==> flow/design.v <==
`timescale 1ns / 1ps
module catTrap(Clk, Reset, Down_b, hCount, vCount, rgb, bright, Block_col, Block_row);
	input	Clk, Reset, Down_b;
	input [7:0] Block_col, Block_row;
	reg btn_flag;
	integer i, j;
	reg [6:0] state;
	input [9:0] hCount, vCount;
	reg [83:0] board_map;    
	output reg [11:0] rgb;
	input bright;
	reg [1:0] cat_flag;
	reg [2:0] block_col;
  reg [2:0] block_row;
	reg [2:0] cat_col;
	reg [2:0] cat_row;
	localparam
		START =    7'b1000000,
		PLAY =   7'b0100000,
		GAMEOVER =   7'b0010000,
		GAMEWIN =  7'b0001000,
	WHITE = 12'b1111_1111_1111;
	parameter GRAY = 12'b1010_1010_1010;
	parameter BLACK = 12'b0000_0000_0000;
	parameter RED = 12'b1111_0000_0000;
	parameter ORANGE = 12'b1111_1000_0000;
	parameter GREEN = 12'b0000_1111_0000;
	wire [11:0] color [0:3];
	wire inbound;
	wire box00, box01, box02, box03, box04, box05, box06;
	wire box10, box11, box12, box13, box14, box15, box16;
	wire box20, box21, box22, box23, box24, box25, box26;
	wire box30, box31, box32, box33, box34, box35, box36;
	wire box40, box41, box42, box43, box44, box45, box46;
	wire box50, box51, box52, box53, box54, box55, box56;
	assign color[0] = WHITE;
	assign color[1] = GRAY;
	assign color[2] = ORANGE;
	assign color[3] = BLACK;
	always@ (*)
	begin
    	if(~bright )	 
			rgb = BLACK;
		else if (inbound)
		begin
			if(box00)
				rgb = color[board_map[70 +: 2]];
			else if (box01)
				rgb = color[board_map[72 +: 2]];
			else if (box02)
				rgb = color[board_map[74 +: 2]];
			else if (box03)
				rgb = color[board_map[76 +: 2]];
			else if (box04)
				rgb = color[board_map[78 +: 2]];
			else if (box05)
				rgb = color[board_map[80 +: 2]];
			else if (box06)
				rgb = color[board_map[82 +: 2]];
			else if (box10)
				rgb = color[board_map[56 +: 2]];
			else if (box11)
				rgb = color[board_map[58 +: 2]];
			else if (box12)
				rgb = color[board_map[60 +: 2]];
			else if (box13)
				rgb = color[board_map[62 +: 2]];
			else if (box14)
				rgb = color[board_map[64 +: 2]];
			else if (box15)
				rgb = color[board_map[66 +: 2]];
			else if (box16)
				rgb = color[board_map[68 +: 2]];
			else if (box20)
				rgb = color[board_map[42 +: 2]];
			else if (box21)
				rgb = color[board_map[44 +: 2]];
			else if (box22)
				rgb = color[board_map[46 +: 2]];
			else if (box23)
				rgb = color[board_map[48 +: 2]];
			else if (box24)
				rgb = color[board_map[50 +: 2]];
			else if (box25)
				rgb = color[board_map[52 +: 2]];
			else if (box26)
				rgb = color[board_map[54 +: 2]];
			else if (box30)
				rgb = color[board_map[28 +: 2]];
			else if (box31)
				rgb = color[board_map[30 +: 2]];
			else if (box32)
				rgb = color[board_map[32 +: 2]];
			else if (box33)
				rgb = color[board_map[34 +: 2]];
			else if (box34)
				rgb = color[board_map[36 +: 2]];
			else if (box35)
				rgb = color[board_map[38 +: 2]];
			else if (box36)
				rgb = color[board_map[40 +: 2]];
			else if (box40)
				rgb = color[board_map[14 +: 2]];
			else if (box41)
				rgb = color[board_map[16 +: 2]];
			else if (box42)
				rgb = color[board_map[18 +: 2]];
			else if (box43)
				rgb = color[board_map[20 +: 2]];
			else if (box44)
				rgb = color[board_map[22 +: 2]];
			else if (box45)
				rgb = color[board_map[24 +: 2]];
			else if (box46)
				rgb = color[board_map[26 +: 2]];
			else if (box50)
				rgb = color[board_map[0 +: 2]];
			else if (box51)
				rgb = color[board_map[2 +: 2]];
			else if (box52)
				rgb = color[board_map[4 +: 2]];
			else if (box53)
				rgb = color[board_map[6 +: 2]];
			else if (box54)
				rgb = color[board_map[8 +: 2]];
			else if (box55)
				rgb = color[board_map[10 +: 2]];
			else if (box56)
				rgb = color[board_map[12 +: 2]];
			else
				rgb = 12'b0000_0111_1111;
		end
		else
		begin
			if (state == GAMEOVER)
				rgb = RED;
			else if (state == GAMEWIN)
				rgb = GREEN;
			else if (state == START)
			     rgb = ORANGE;
			else
				rgb = 12'b1010_1111_1111;
	     end
	end
	assign inbound = ((hCount >= 190)&&(hCount <= 550)&&(vCount >= 140)&&(vCount <= 450));
	assign box00 = ((hCount >= 200)&&(hCount <= 250)&&(vCount >= 150)&&(vCount <= 200));
	assign box01 = ((hCount >= 250)&&(hCount <= 300)&&(vCount >= 150)&&(vCount <= 200));
	assign box02 = ((hCount >= 300)&&(hCount <= 350)&&(vCount >= 150)&&(vCount <= 200));
	assign box03 = ((hCount >= 350)&&(hCount <= 400)&&(vCount >= 150)&&(vCount <= 200));
	assign box04 = ((hCount >= 400)&&(hCount <= 450)&&(vCount >= 150)&&(vCount <= 200));
	assign box05 = ((hCount >= 450)&&(hCount <= 500)&&(vCount >= 150)&&(vCount <= 200));
	assign box06 = ((hCount >= 500)&&(hCount <= 550)&&(vCount >= 150)&&(vCount <= 200));
	assign box10 = ((hCount >= 200)&&(hCount <= 250)&&(vCount >= 200)&&(vCount <= 250));
	assign box11 = ((hCount >= 250)&&(hCount <= 300)&&(vCount >= 200)&&(vCount <= 250));
	assign box12 = ((hCount >= 300)&&(hCount <= 350)&&(vCount >= 200)&&(vCount <= 250));
	assign box13 = ((hCount >= 350)&&(hCount <= 400)&&(vCount >= 200)&&(vCount <= 250));
	assign box14 = ((hCount >= 400)&&(hCount <= 450)&&(vCount >= 200)&&(vCount <= 250));
	assign box15 = ((hCount >= 450)&&(hCount <= 500)&&(vCount >= 200)&&(vCount <= 250));
	assign box16 = ((hCount >= 500)&&(hCount <= 550)&&(vCount >= 200)&&(vCount <= 250));
	assign box20 = ((hCount >= 200)&&(hCount <= 250)&&(vCount >= 250)&&(vCount <= 300));
	assign box21 = ((hCount >= 250)&&(hCount <= 300)&&(vCount >= 250)&&(vCount <= 300));
	assign box22 = ((hCount >= 300)&&(hCount <= 350)&&(vCount >= 250)&&(vCount <= 300));
	assign box23 = ((hCount >= 350)&&(hCount <= 400)&&(vCount >= 250)&&(vCount <= 300));
	assign box24 = ((hCount >= 400)&&(hCount <= 450)&&(vCount >= 250)&&(vCount <= 300));
	assign box25 = ((hCount >= 450)&&(hCount <= 500)&&(vCount >= 250)&&(vCount <= 300));
	assign box26 = ((hCount >= 500)&&(hCount <= 550)&&(vCount >= 250)&&(vCount <= 300));
	assign box30 = ((hCount >= 200)&&(hCount <= 250)&&(vCount >= 300)&&(vCount <= 350));
	assign box31 = ((hCount >= 250)&&(hCount <= 300)&&(vCount >= 300)&&(vCount <= 350));
	assign box32 = ((hCount >= 300)&&(hCount <= 350)&&(vCount >= 300)&&(vCount <= 350));
	assign box33 = ((hCount >= 350)&&(hCount <= 400)&&(vCount >= 300)&&(vCount <= 350));
	assign box34 = ((hCount >= 400)&&(hCount <= 450)&&(vCount >= 300)&&(vCount <= 350));
	assign box35 = ((hCount >= 450)&&(hCount <= 500)&&(vCount >= 300)&&(vCount <= 350));
	assign box36 = ((hCount >= 500)&&(hCount <= 550)&&(vCount >= 300)&&(vCount <= 350));
	assign box40 = ((hCount >= 200)&&(hCount <= 250)&&(vCount >= 350)&&(vCount <= 400));
	assign box41 = ((hCount >= 250)&&(hCount <= 300)&&(vCount >= 350)&&(vCount <= 400));
	assign box42 = ((hCount >= 300)&&(hCount <= 350)&&(vCount >= 350)&&(vCount <= 400));
	assign box43 = ((hCount >= 350)&&(hCount <= 400)&&(vCount >= 350)&&(vCount <= 400));
	assign box44 = ((hCount >= 400)&&(hCount <= 450)&&(vCount >= 350)&&(vCount <= 400));
	assign box45 = ((hCount >= 450)&&(hCount <= 500)&&(vCount >= 350)&&(vCount <= 400));
	assign box46 = ((hCount >= 500)&&(hCount <= 550)&&(vCount >= 350)&&(vCount <= 400));
	assign box50 = ((hCount >= 200)&&(hCount <= 250)&&(vCount >= 400)&&(vCount <= 450));
	assign box51 = ((hCount >= 250)&&(hCount <= 300)&&(vCount >= 400)&&(vCount <= 450));
	assign box52 = ((hCount >= 300)&&(hCount <= 350)&&(vCount >= 400)&&(vCount <= 450));
	assign box53 = ((hCount >= 350)&&(hCount <= 400)&&(vCount >= 400)&&(vCount <= 450));
	assign box54 = ((hCount >= 400)&&(hCount <= 450)&&(vCount >= 400)&&(vCount <= 450));
	assign box55 = ((hCount >= 450)&&(hCount <= 500)&&(vCount >= 400)&&(vCount <= 450));
	assign box56 = ((hCount >= 500)&&(hCount <= 550)&&(vCount >= 400)&&(vCount <= 450));
	reg [83:0] next_map;
	reg [6:0] next_state;
	reg [2:0] next_cat_col;
	reg [2:0] next_cat_row;
	always @ (*)
	begin
		next_state = state;
		next_cat_col = cat_col;
		next_cat_row = cat_row;
		block_row = 3'b000;
		block_col = 3'b000;
		cat_flag = 1;
		for (i = 0; i < 6; i = i + 1)
			for (j = 0; j < 7; j = j + 1)
				next_map[2*((i)*7+(j)) +: 2] = board_map[2*((i)*7+(j)) +: 2];
			case(state)
				START:
				begin
						if (Down_b)
							begin
								 next_state = PLAY;
							end
				end
				PLAY:
				begin
	        if (Down_b)
	            begin
	            case(Block_row)
	               8'b00000000: block_row = 3'b000;
	               8'b00000001: block_row = 3'b001;
	               8'b00000010: block_row = 3'b010;
	               8'b00000100: block_row = 3'b011;
	               8'b00001000: block_row = 3'b100;
	               8'b00010000: block_row = 3'b101;
	               8'b00100000: block_row = 3'b110;
	               8'b01000000: block_row = 3'b111;
	               default: block_row = 3'b000;
	              endcase
	              case(Block_col)
	               8'b00000000: block_col = 3'b000;
	               8'b00000001: block_col = 3'b001;
	               8'b00000010: block_col = 3'b010;
	               8'b00000100: block_col = 3'b011;
	               8'b00001000: block_col = 3'b100;
	               8'b00010000: block_col = 3'b101;
	               8'b00100000: block_col = 3'b110;
	               8'b01000000: block_col = 3'b111;
	               default: block_col = 3'b000;
	              endcase
                    if ((block_row <= 3'd5)&&(block_col <= 3'd6))
                      next_map[2*((block_row)*7+(block_col)) +: 2] = 3;
                    cat_flag = 1;
                    if ((next_map[2*((next_cat_row+1)*7+(next_cat_col)) +: 2] != 3)&&(cat_flag==1))
                      begin
                        next_map[2*((next_cat_row+1)*7+(next_cat_col)) +: 2] = 2;
                        next_map[2*((next_cat_row)*7+(next_cat_col)) +: 2] = 0;
                        next_cat_row = next_cat_row + 1;
                        cat_flag = 0;
                      end
                    else if ((next_map[2*((next_cat_row)*7+(next_cat_col+1)) +: 2] != 3)&&(cat_flag==1))
                      begin
                        next_map[2*((next_cat_row)*7+(next_cat_col+1)) +: 2] = 2;
                        next_map[2*((next_cat_row)*7+(next_cat_col)) +: 2] = 0;
                        next_cat_col = next_cat_col + 1;
                        cat_flag = 0;
                      end
                    else if ((next_map[2*((next_cat_row-1)*7+(next_cat_col)) +: 2] != 3)&&(cat_flag==1))
                      begin
                        next_map[2*((next_cat_row-1)*7+(next_cat_col)) +: 2] = 2;
                        next_map[2*((next_cat_row)*7+(next_cat_col)) +: 2] = 0;
                        next_cat_row = next_cat_row - 1;
                        cat_flag = 0;
                      end
                    else if ((next_map[2*((next_cat_row)*7+(next_cat_col-1)) +: 2] != 3)&&(cat_flag==1))
                      begin
                        next_map[2*((next_cat_row)*7+(next_cat_col-1)) +: 2] = 2;
                        next_map[2*((next_cat_row)*7+(next_cat_col)) +: 2] = 0;
                        next_cat_col = next_cat_col - 1;
                        cat_flag = 0;
                      end
                    else
                      next_state = GAMEWIN;
	            end
								 if ((next_cat_row > 4)||(next_cat_col > 5)||(next_cat_col < 1)||(next_cat_row < 1))
									 next_state = GAMEOVER;
	           end
				GAMEOVER:
				begin
	      end
				GAMEWIN:
				begin
	      end
				default: ;
		  endcase
	end
	always @ (posedge Clk, posedge Reset)
	begin
		if(Reset)
		begin
			state <= START;
			cat_col <= 3'd3;
			cat_row <= 3'd3;
			for (i = 0; i < 6; i = i + 1)
				for (j = 0; j < 7; j = j + 1)
					board_map[2*((i)*7+(j)) +: 2] <= ((i + j) % 2 == 1) ? 2'd1 : 2'd0;
			board_map[48 +: 2] <= 2;  
		end
		else
		begin
			state <= next_state;
			cat_col <= next_cat_col;
			cat_row <= next_cat_row;
			for (i = 0; i < 6; i = i + 1)
				for (j = 0; j < 7; j = j + 1)
					board_map[2*((i)*7+(j)) +: 2] <= next_map[2*((i)*7+(j)) +: 2];
	   end 
    end
endmodule
-- Tool chain data of catTrap
The steps from the RTL of catTrap to its reports follow in flow order.
Line numbers count from 1 in the design file above.
Operators carry their Yosys type and port widths (W data, S select, Z words).
A cell with - has no value.
- top module: catTrap
- clock port: Clk
- library: sky130hd
- timing corner: tt_025C_1v80

-- After elaboration
Yosys after proc, flatten, opt, wreduce and memory -nomap, before mapping. Memory bits, and registers merged into a memory's read port (data or address), are not among the register bits. Print and check cells are not counted. Equal cells are merged and count once.
- noted bits in registers: 97
- input bits: 40
- output and inout port bits at 12
- noted word-level cells: 1104
- noted reduce/logical cells: 149
- muxes and demuxes at 499
- multipliers at 4
- equal/unequal tests: 400
- order comparisons: 34
- noted add/sub/neg operators: 10
- noted shifts and indexed selects: 4
- operator list (operator ; number):
    $pmux W12 S4 ; 42
    $eq A31 B5 Y1 const B ; 64
    $eq A31 B6 Y1 const B ; 40
    $eq A31 B4 Y1 const B ; 32
    $mux W2 ; 378
    $mux W84 ; 7
    $mux W12 ; 46
    $eq A31 B3 Y1 const B ; 16
    $shiftx A84 B32 Y2 ; 4
    $eq A31 B2 Y1 const B ; 8
    $eq A7 B5 Y1 const B ; 33
    $logic_not A32 Y1 ; 6
    $eq A2 B2 Y1 const B ; 84
    $eq A7 B6 Y1 const B ; 21
    $eq A31 B1 Y1 const B ; 4
    $eq A7 B4 Y1 const B ; 17
    $mul A32 B3 Y31 const B ; 1
    $logic_and A1 B1 Y1 ; 95
    $le A10 B9 Y1 const B ; 9
    $eq A2 B1 Y1 const B ; 42
    $logic_not A2 Y1 ; 42
    $ge A10 B9 Y1 const B ; 8
    $ge A10 B8 Y1 const B ; 7
    $add A31 B3 Y31 ; 2
    $add A31 B31 Y31 ; 2
    $eq A7 B3 Y1 const B ; 8
    $mux W7 ; 7
    $mux W3 ; 15
Not listed: further kinds 29, cells in them 60.

-- Depth
Longest topological path by Yosys (ltp), each cell counted once; first at word level (registers and memories cut), then after technology mapping (sequential cells cut; the memories' decode and read muxes count).
- depth after elaboration at 48
- noted ABC_AREA: 0
- mapped depth: 30
- noted gate-level depth less buffers: 26

-- After synthesis
Source: synth_stat.txt of the flow (Yosys; design flattened, memories mapped). It holds for the ABC_AREA given above (unset counts as 0); a run with the other value may have another netlist.
The area totals of this step are shown rounded.
- cell count: 2524
- synthesis area: 16600 µm²
- mapped flip-flops: 94
- buffer cells at 188
- area of sequential cells: 2390 µm²
- cells by type (type ; number ; area in all (µm²)):
    sky130_fd_sc_hd__dfrtp_1 ; 67 ; 1.68E+03
    sky130_fd_sc_hd__a21oi_1 ; 309 ; 1.55E+03
    sky130_fd_sc_hd__nand2_1 ; 340 ; 1.28E+03
    sky130_fd_sc_hd__o21ai_0 ; 199 ; 995.955
    sky130_fd_sc_hd__nor2_1 ; 254 ; 953.414
    sky130_fd_sc_hd__ha_1 ; 70 ; 875.84
    sky130_fd_sc_hd__dfstp_2 ; 27 ; 709.43
    sky130_fd_sc_hd__nand3_1 ; 116 ; 580.557
    sky130_fd_sc_hd__a31oi_1 ; 81 ; 506.736
    sky130_fd_sc_hd__nor3_1 ; 95 ; 475.456
    sky130_fd_sc_hd__clkbuf_1 ; 120 ; 450.432
    sky130_fd_sc_hd__a211oi_1 ; 46 ; 345.331
    sky130_fd_sc_hd__fa_1 ; 17 ; 340.326
    sky130_fd_sc_hd__o211ai_1 ; 45 ; 337.824
    sky130_fd_sc_hd__xnor2_1 ; 31 ; 271.51
    sky130_fd_sc_hd__a21o_1 ; 29 ; 217.709
    sky130_fd_sc_hd__inv_1 ; 58 ; 217.709
    sky130_fd_sc_hd__xor2_1 ; 24 ; 210.202
Other cell types: 90; their cells: 596.

-- Path before layout
Source: OpenSTA report_checks on the synthesized netlist (no wires, ideal clock, input and output delay 20% of the period each), path of least setup slack; recovery checks are left aside. Register names are those of the netlist, which keeps one name where synthesis merged equal registers.
- path type: in2reg
- start point: input port Block_row[6]
- end point: register board_map[71]
- stages: 25
- time at the first pin: 2.000 ns
- buffers on the path at 5
- input delay: 2.000 ns
- data required time: 9.870 ns
- path slack: 1.648 ns
- noted library setup time: 0.130 ns
- arrival: 8.222 ns
- path delay: 6.352 ns
- noted clock period: 10.0 ns
- period reached after synthesis at 8.352 ns
"path delay" = arrival - input delay + setup time.
"stages" counts driving pins, that of a launching flip-flop among them; a cell with two outputs on the path counts twice.
"period reached after synthesis" = period - worst setup slack (recovery checks aside). The figure is calculated, with input and output delays left at 20% of the set period.
The rows between start and end are the longest chain of elaborated cells between them; the timing report does not say that the signal goes this way. Where chains are equally long, one stands for them.
A line is the first line of the expression or statement that the cell stems from. Yosys adds cells for indexed reads and writes and turns some case tables into memories.
- cells stage by stage: sky130_fd_sc_hd__buf_2 sky130_fd_sc_hd__nor4b_1 sky130_fd_sc_hd__a211oi_2 sky130_fd_sc_hd__nor4_1 sky130_fd_sc_hd__inv_1 sky130_fd_sc_hd__fa_1 sky130_fd_sc_hd__fa_1 sky130_fd_sc_hd__fa_1 sky130_fd_sc_hd__nand2b_1 sky130_fd_sc_hd__o2bb2ai_1 sky130_fd_sc_hd__xor2_1 sky130_fd_sc_hd__buf_2 sky130_fd_sc_hd__nand3_2 sky130_fd_sc_hd__o31ai_1 sky130_fd_sc_hd__mux2i_1 sky130_fd_sc_hd__o2111a_1 sky130_fd_sc_hd__o41ai_1 sky130_fd_sc_hd__and3_1 sky130_fd_sc_hd__buf_2 sky130_fd_sc_hd__nand2_1 sky130_fd_sc_hd__buf_2 sky130_fd_sc_hd__clkbuf_1 sky130_fd_sc_hd__a211o_1 sky130_fd_sc_hd__a31oi_1 sky130_fd_sc_hd__o21ai_1
- cells in the longest elaborated chain at 17
- elaborated cells on any way between the ends at 121
- RTL lines with such cells at 17
- classes of those cells: add/sub: 1; mul: 1; compare: 1; eq/ne: 52; shift: 4; mux: 60; reduce/logical: 2
- RTL lines, path post-synthesis (element ; line ; source):
    start, declared ; 4 ; input [7:0] Block_col, Block_row;
    $eq A8 B7 Y1 ; 215 ; case(Block_row)
    $pmux W3 S7 ; 215 ;
    $mux W3 ; 213 ; if (Down_b)
    $mux W3 ; 203 ; case(state)
    $mul A3 B3 Y6 ; 238 ; next_map[2*((block_row)*7+(block_col)) +: 2] = 3;
    $add A6 B3 Y7 ; 238 ;
    $logic_not A32 Y1 ; 238 ;
    (+3 left out) ; - ;
    $mux W84 ; 203 ;
    $shiftx A84 B32 Y2 ; 261 ; else if ((next_map[2*((next_cat_row)*7+(next_cat_col-1)) +: 2] != 3)&&(cat_flag==1))
    $ne A2 B2 Y1 ; 261 ;
    $mux W84 ; 261 ;
    $mux W84 ; 254 ; else if ((next_map[2*((next_cat_row-1)*7+(next_cat_col)) +: 2] != 3)&&(cat_flag==1))
    $mux W84 ; 247 ; else if ((next_map[2*((next_cat_row)*7+(next_cat_col+1)) +: 2] != 3)&&(cat_flag==1))
    $mux W84 ; 240 ; if ((next_map[2*((next_cat_row+1)*7+(next_cat_col)) +: 2] != 3)&&(cat_flag==1))
    end, assigned ; 292 ; board_map[2*((i)*7+(j)) +: 2] <= ((i + j) % 2 == 1) ? 2'd1 : 2'd0;
    end, assigned ; 302 ; board_map[2*((i)*7+(j)) +: 2] <= next_map[2*((i)*7+(j)) +: 2];
    end, declared ; 9 ; reg [83:0] board_map;

-- Worst path after layout
Path of least setup slack in the final report of stored run 4 (OpenROAD, finished layout, wires in). Where an end is a register, its clock arrival counts in the times.
- path type: in2reg
- start point: input port Block_row[6]
- end point: register board_map[42]
- data required time: 9.96 ns
- time at the first pin: 1.93 ns
- buffers on the path at 5
- input delay: 1.93 ns
- noted clock period: 9.63 ns
- path slack: 0.46 ns
- arrival: 9.49 ns
- noted library setup time: 0.07 ns
- stages: 25
The rows between start and end are the longest chain of elaborated cells between them; the timing report does not say that the signal goes this way. Where chains are equally long, one stands for them.
- cells stage by stage: sky130_fd_sc_hd__clkdlybuf4s50_1 sky130_fd_sc_hd__nor4b_1 sky130_fd_sc_hd__a211oi_2 sky130_fd_sc_hd__nor4_1 sky130_fd_sc_hd__inv_1 sky130_fd_sc_hd__fa_1 sky130_fd_sc_hd__fa_1 sky130_fd_sc_hd__inv_1 sky130_fd_sc_hd__ha_1 sky130_fd_sc_hd__a21o_1 sky130_fd_sc_hd__a21oi_2 sky130_fd_sc_hd__xnor2_1 sky130_fd_sc_hd__a2111oi_4 sky130_fd_sc_hd__buf_4 sky130_fd_sc_hd__buf_4 sky130_fd_sc_hd__a21oi_1 sky130_fd_sc_hd__a311oi_1 sky130_fd_sc_hd__o211ai_1 sky130_fd_sc_hd__a221o_1 sky130_fd_sc_hd__and4bb_2 sky130_fd_sc_hd__buf_4 sky130_fd_sc_hd__nor2_2 sky130_fd_sc_hd__nor2_1 sky130_fd_sc_hd__buf_4 sky130_fd_sc_hd__o22ai_1
- cells in the longest elaborated chain at 17
- elaborated cells on any way between the ends at 121
- RTL lines with such cells at 17
- classes of those cells: add/sub: 1; mul: 1; compare: 1; eq/ne: 52; shift: 4; mux: 60; reduce/logical: 2
- RTL lines, path post-layout (element ; line ; source):
    start, declared ; 4 ; input [7:0] Block_col, Block_row;
    $eq A8 B7 Y1 ; 215 ; case(Block_row)
    $pmux W3 S7 ; 215 ;
    $mux W3 ; 213 ; if (Down_b)
    $mux W3 ; 203 ; case(state)
    $mul A3 B3 Y6 ; 238 ; next_map[2*((block_row)*7+(block_col)) +: 2] = 3;
    $add A6 B3 Y7 ; 238 ;
    $logic_not A32 Y1 ; 238 ;
    (+3 left out) ; - ;
    $mux W84 ; 203 ;
    $shiftx A84 B32 Y2 ; 261 ; else if ((next_map[2*((next_cat_row)*7+(next_cat_col-1)) +: 2] != 3)&&(cat_flag==1))
    $ne A2 B2 Y1 ; 261 ;
    $mux W84 ; 261 ;
    $mux W84 ; 254 ; else if ((next_map[2*((next_cat_row-1)*7+(next_cat_col)) +: 2] != 3)&&(cat_flag==1))
    $mux W84 ; 247 ; else if ((next_map[2*((next_cat_row)*7+(next_cat_col+1)) +: 2] != 3)&&(cat_flag==1))
    $mux W84 ; 240 ; if ((next_map[2*((next_cat_row+1)*7+(next_cat_col)) +: 2] != 3)&&(cat_flag==1))
    end, assigned ; 292 ; board_map[2*((i)*7+(j)) +: 2] <= ((i + j) % 2 == 1) ? 2'd1 : 2'd0;
    end, assigned ; 302 ; board_map[2*((i)*7+(j)) +: 2] <= next_map[2*((i)*7+(j)) +: 2];
    end, declared ; 9 ; reg [83:0] board_map;

Subject: catTrap on sky130hd, stored results

Hello all,

Below are 6 stored runs of the flow (Yosys, OpenROAD; platform sky130hd) on catTrap, each with its settings and what was measured, unordered. Constraints: input delay and output delay 20% of the set period each, output load 0.01 pF.
"period reached": clock period set for the run, less the worst setup slack. It is reckoned from that one timing run; input and output delays stay at 20% of the period that was set.
"worst path time" means the part of the period allowed to the worst setup path (the constraints hold back 20% at inputs and 20% at outputs) less its slack; where the path has registers, the arrival times of their clocks count too.
By "total power of the final layout" is meant OpenSTA's value without simulated activity: inputs other than the clock are taken to toggle once in ten clock periods, and the tool carries that through the logic.
The results are shown rounded.

Stored run 1
Settings were CELL_PAD_IN_SITES_GLOBAL_PLACEMENT = 2; CORE_ASPECT_RATIO = 0.79; CORE_UTILIZATION = 55; HOLD_SLACK_MARGIN = -0.07; MIN_ROUTING_LAYER = met1; PLACE_DENSITY_LB_ADDON = 0.08; SETUP_SLACK_MARGIN = -0.56; SLEW_MARGIN = 10; period_ns = 8.16; CAP_MARGIN = 20; CORE_MARGIN = 2
- stopped before the end: placement reported FLW-0024

Stored run 2
Settings were ABC_AREA = 1; CAP_MARGIN = 10; CELL_PAD_IN_SITES_GLOBAL_PLACEMENT = 2; CORE_ASPECT_RATIO = 0.66; CORE_MARGIN = 2; CORE_UTILIZATION = 69; CTS_CLUSTER_DIAMETER = 180; GPL_ROUTABILITY_DRIVEN = 1; PLACE_DENSITY = 0.84; SLEW_MARGIN = 40; TNS_END_PERCENT = 65; period_ns = 17.0
- stopped before the end: placement reported GPL-0301

Stored run 3
Settings were CORE_ASPECT_RATIO = 1.63; CORE_MARGIN = 4; CORE_UTILIZATION = 38; MIN_ROUTING_LAYER = met2; PLACE_DENSITY_LB_ADDON = 0.17; period_ns = 6.64; CAP_MARGIN = 20; SLEW_MARGIN = 20
- stopped before the end: routing reported GRT-0116

Stored run 4
Settings were CORE_UTILIZATION = 30; period_ns = 9.63; CAP_MARGIN = 20; CORE_MARGIN = 2; SLEW_MARGIN = 20
- noted the synthesized cell area: 16,600 µm²
- area inside the die boundary at 57,300 µm²
- standard-cell area after layout: 18,500 µm²
- worst slack on setup checks: 0.462 ns
- noted the final setup TNS: 0.000 ns
- noted the worst-case hold slack: 0.523 ns
- noted the total power of the final layout: 0.0015 W
- noted the period reached: 9.168 ns
- noted the worst path time: 7.24 ns
- class of the worst setup path: in2reg

Stored run 5
Settings were CAP_MARGIN = 0; CELL_PAD_IN_SITES_GLOBAL_PLACEMENT = 2; CORE_UTILIZATION = 30; CTS_CLUSTER_SIZE = 15; TNS_END_PERCENT = 90; period_ns = 10.0; CORE_MARGIN = 2; SLEW_MARGIN = 20
- noted the synthesized cell area: 16,600 µm²
- area inside the die boundary at 57,300 µm²
- standard-cell area after layout: 18,800 µm²
- worst slack on setup checks: 0.412 ns
- noted the final setup TNS: 0.000 ns
- noted the worst-case hold slack: 0.547 ns
- noted the total power of the final layout: 0.0015 W
- noted the period reached: 9.588 ns
- noted the worst path time: 7.59 ns
- class of the worst setup path: in2reg

Stored run 6
Settings were CORE_UTILIZATION = 30; period_ns = 10.0; CAP_MARGIN = 20; CORE_MARGIN = 2; SLEW_MARGIN = 20
- noted the synthesized cell area: 16,600 µm²
- area inside the die boundary at 57,300 µm²
- standard-cell area after layout: 18,400 µm²
- worst slack on setup checks: 0.583 ns
- noted the final setup TNS: 0.000 ns
- noted the worst-case hold slack: 0.517 ns
- noted the total power of the final layout: 0.00144 W
- noted the period reached: 9.417 ns
- noted the worst path time: 7.42 ns
- class of the worst setup path: in2reg

Thanks
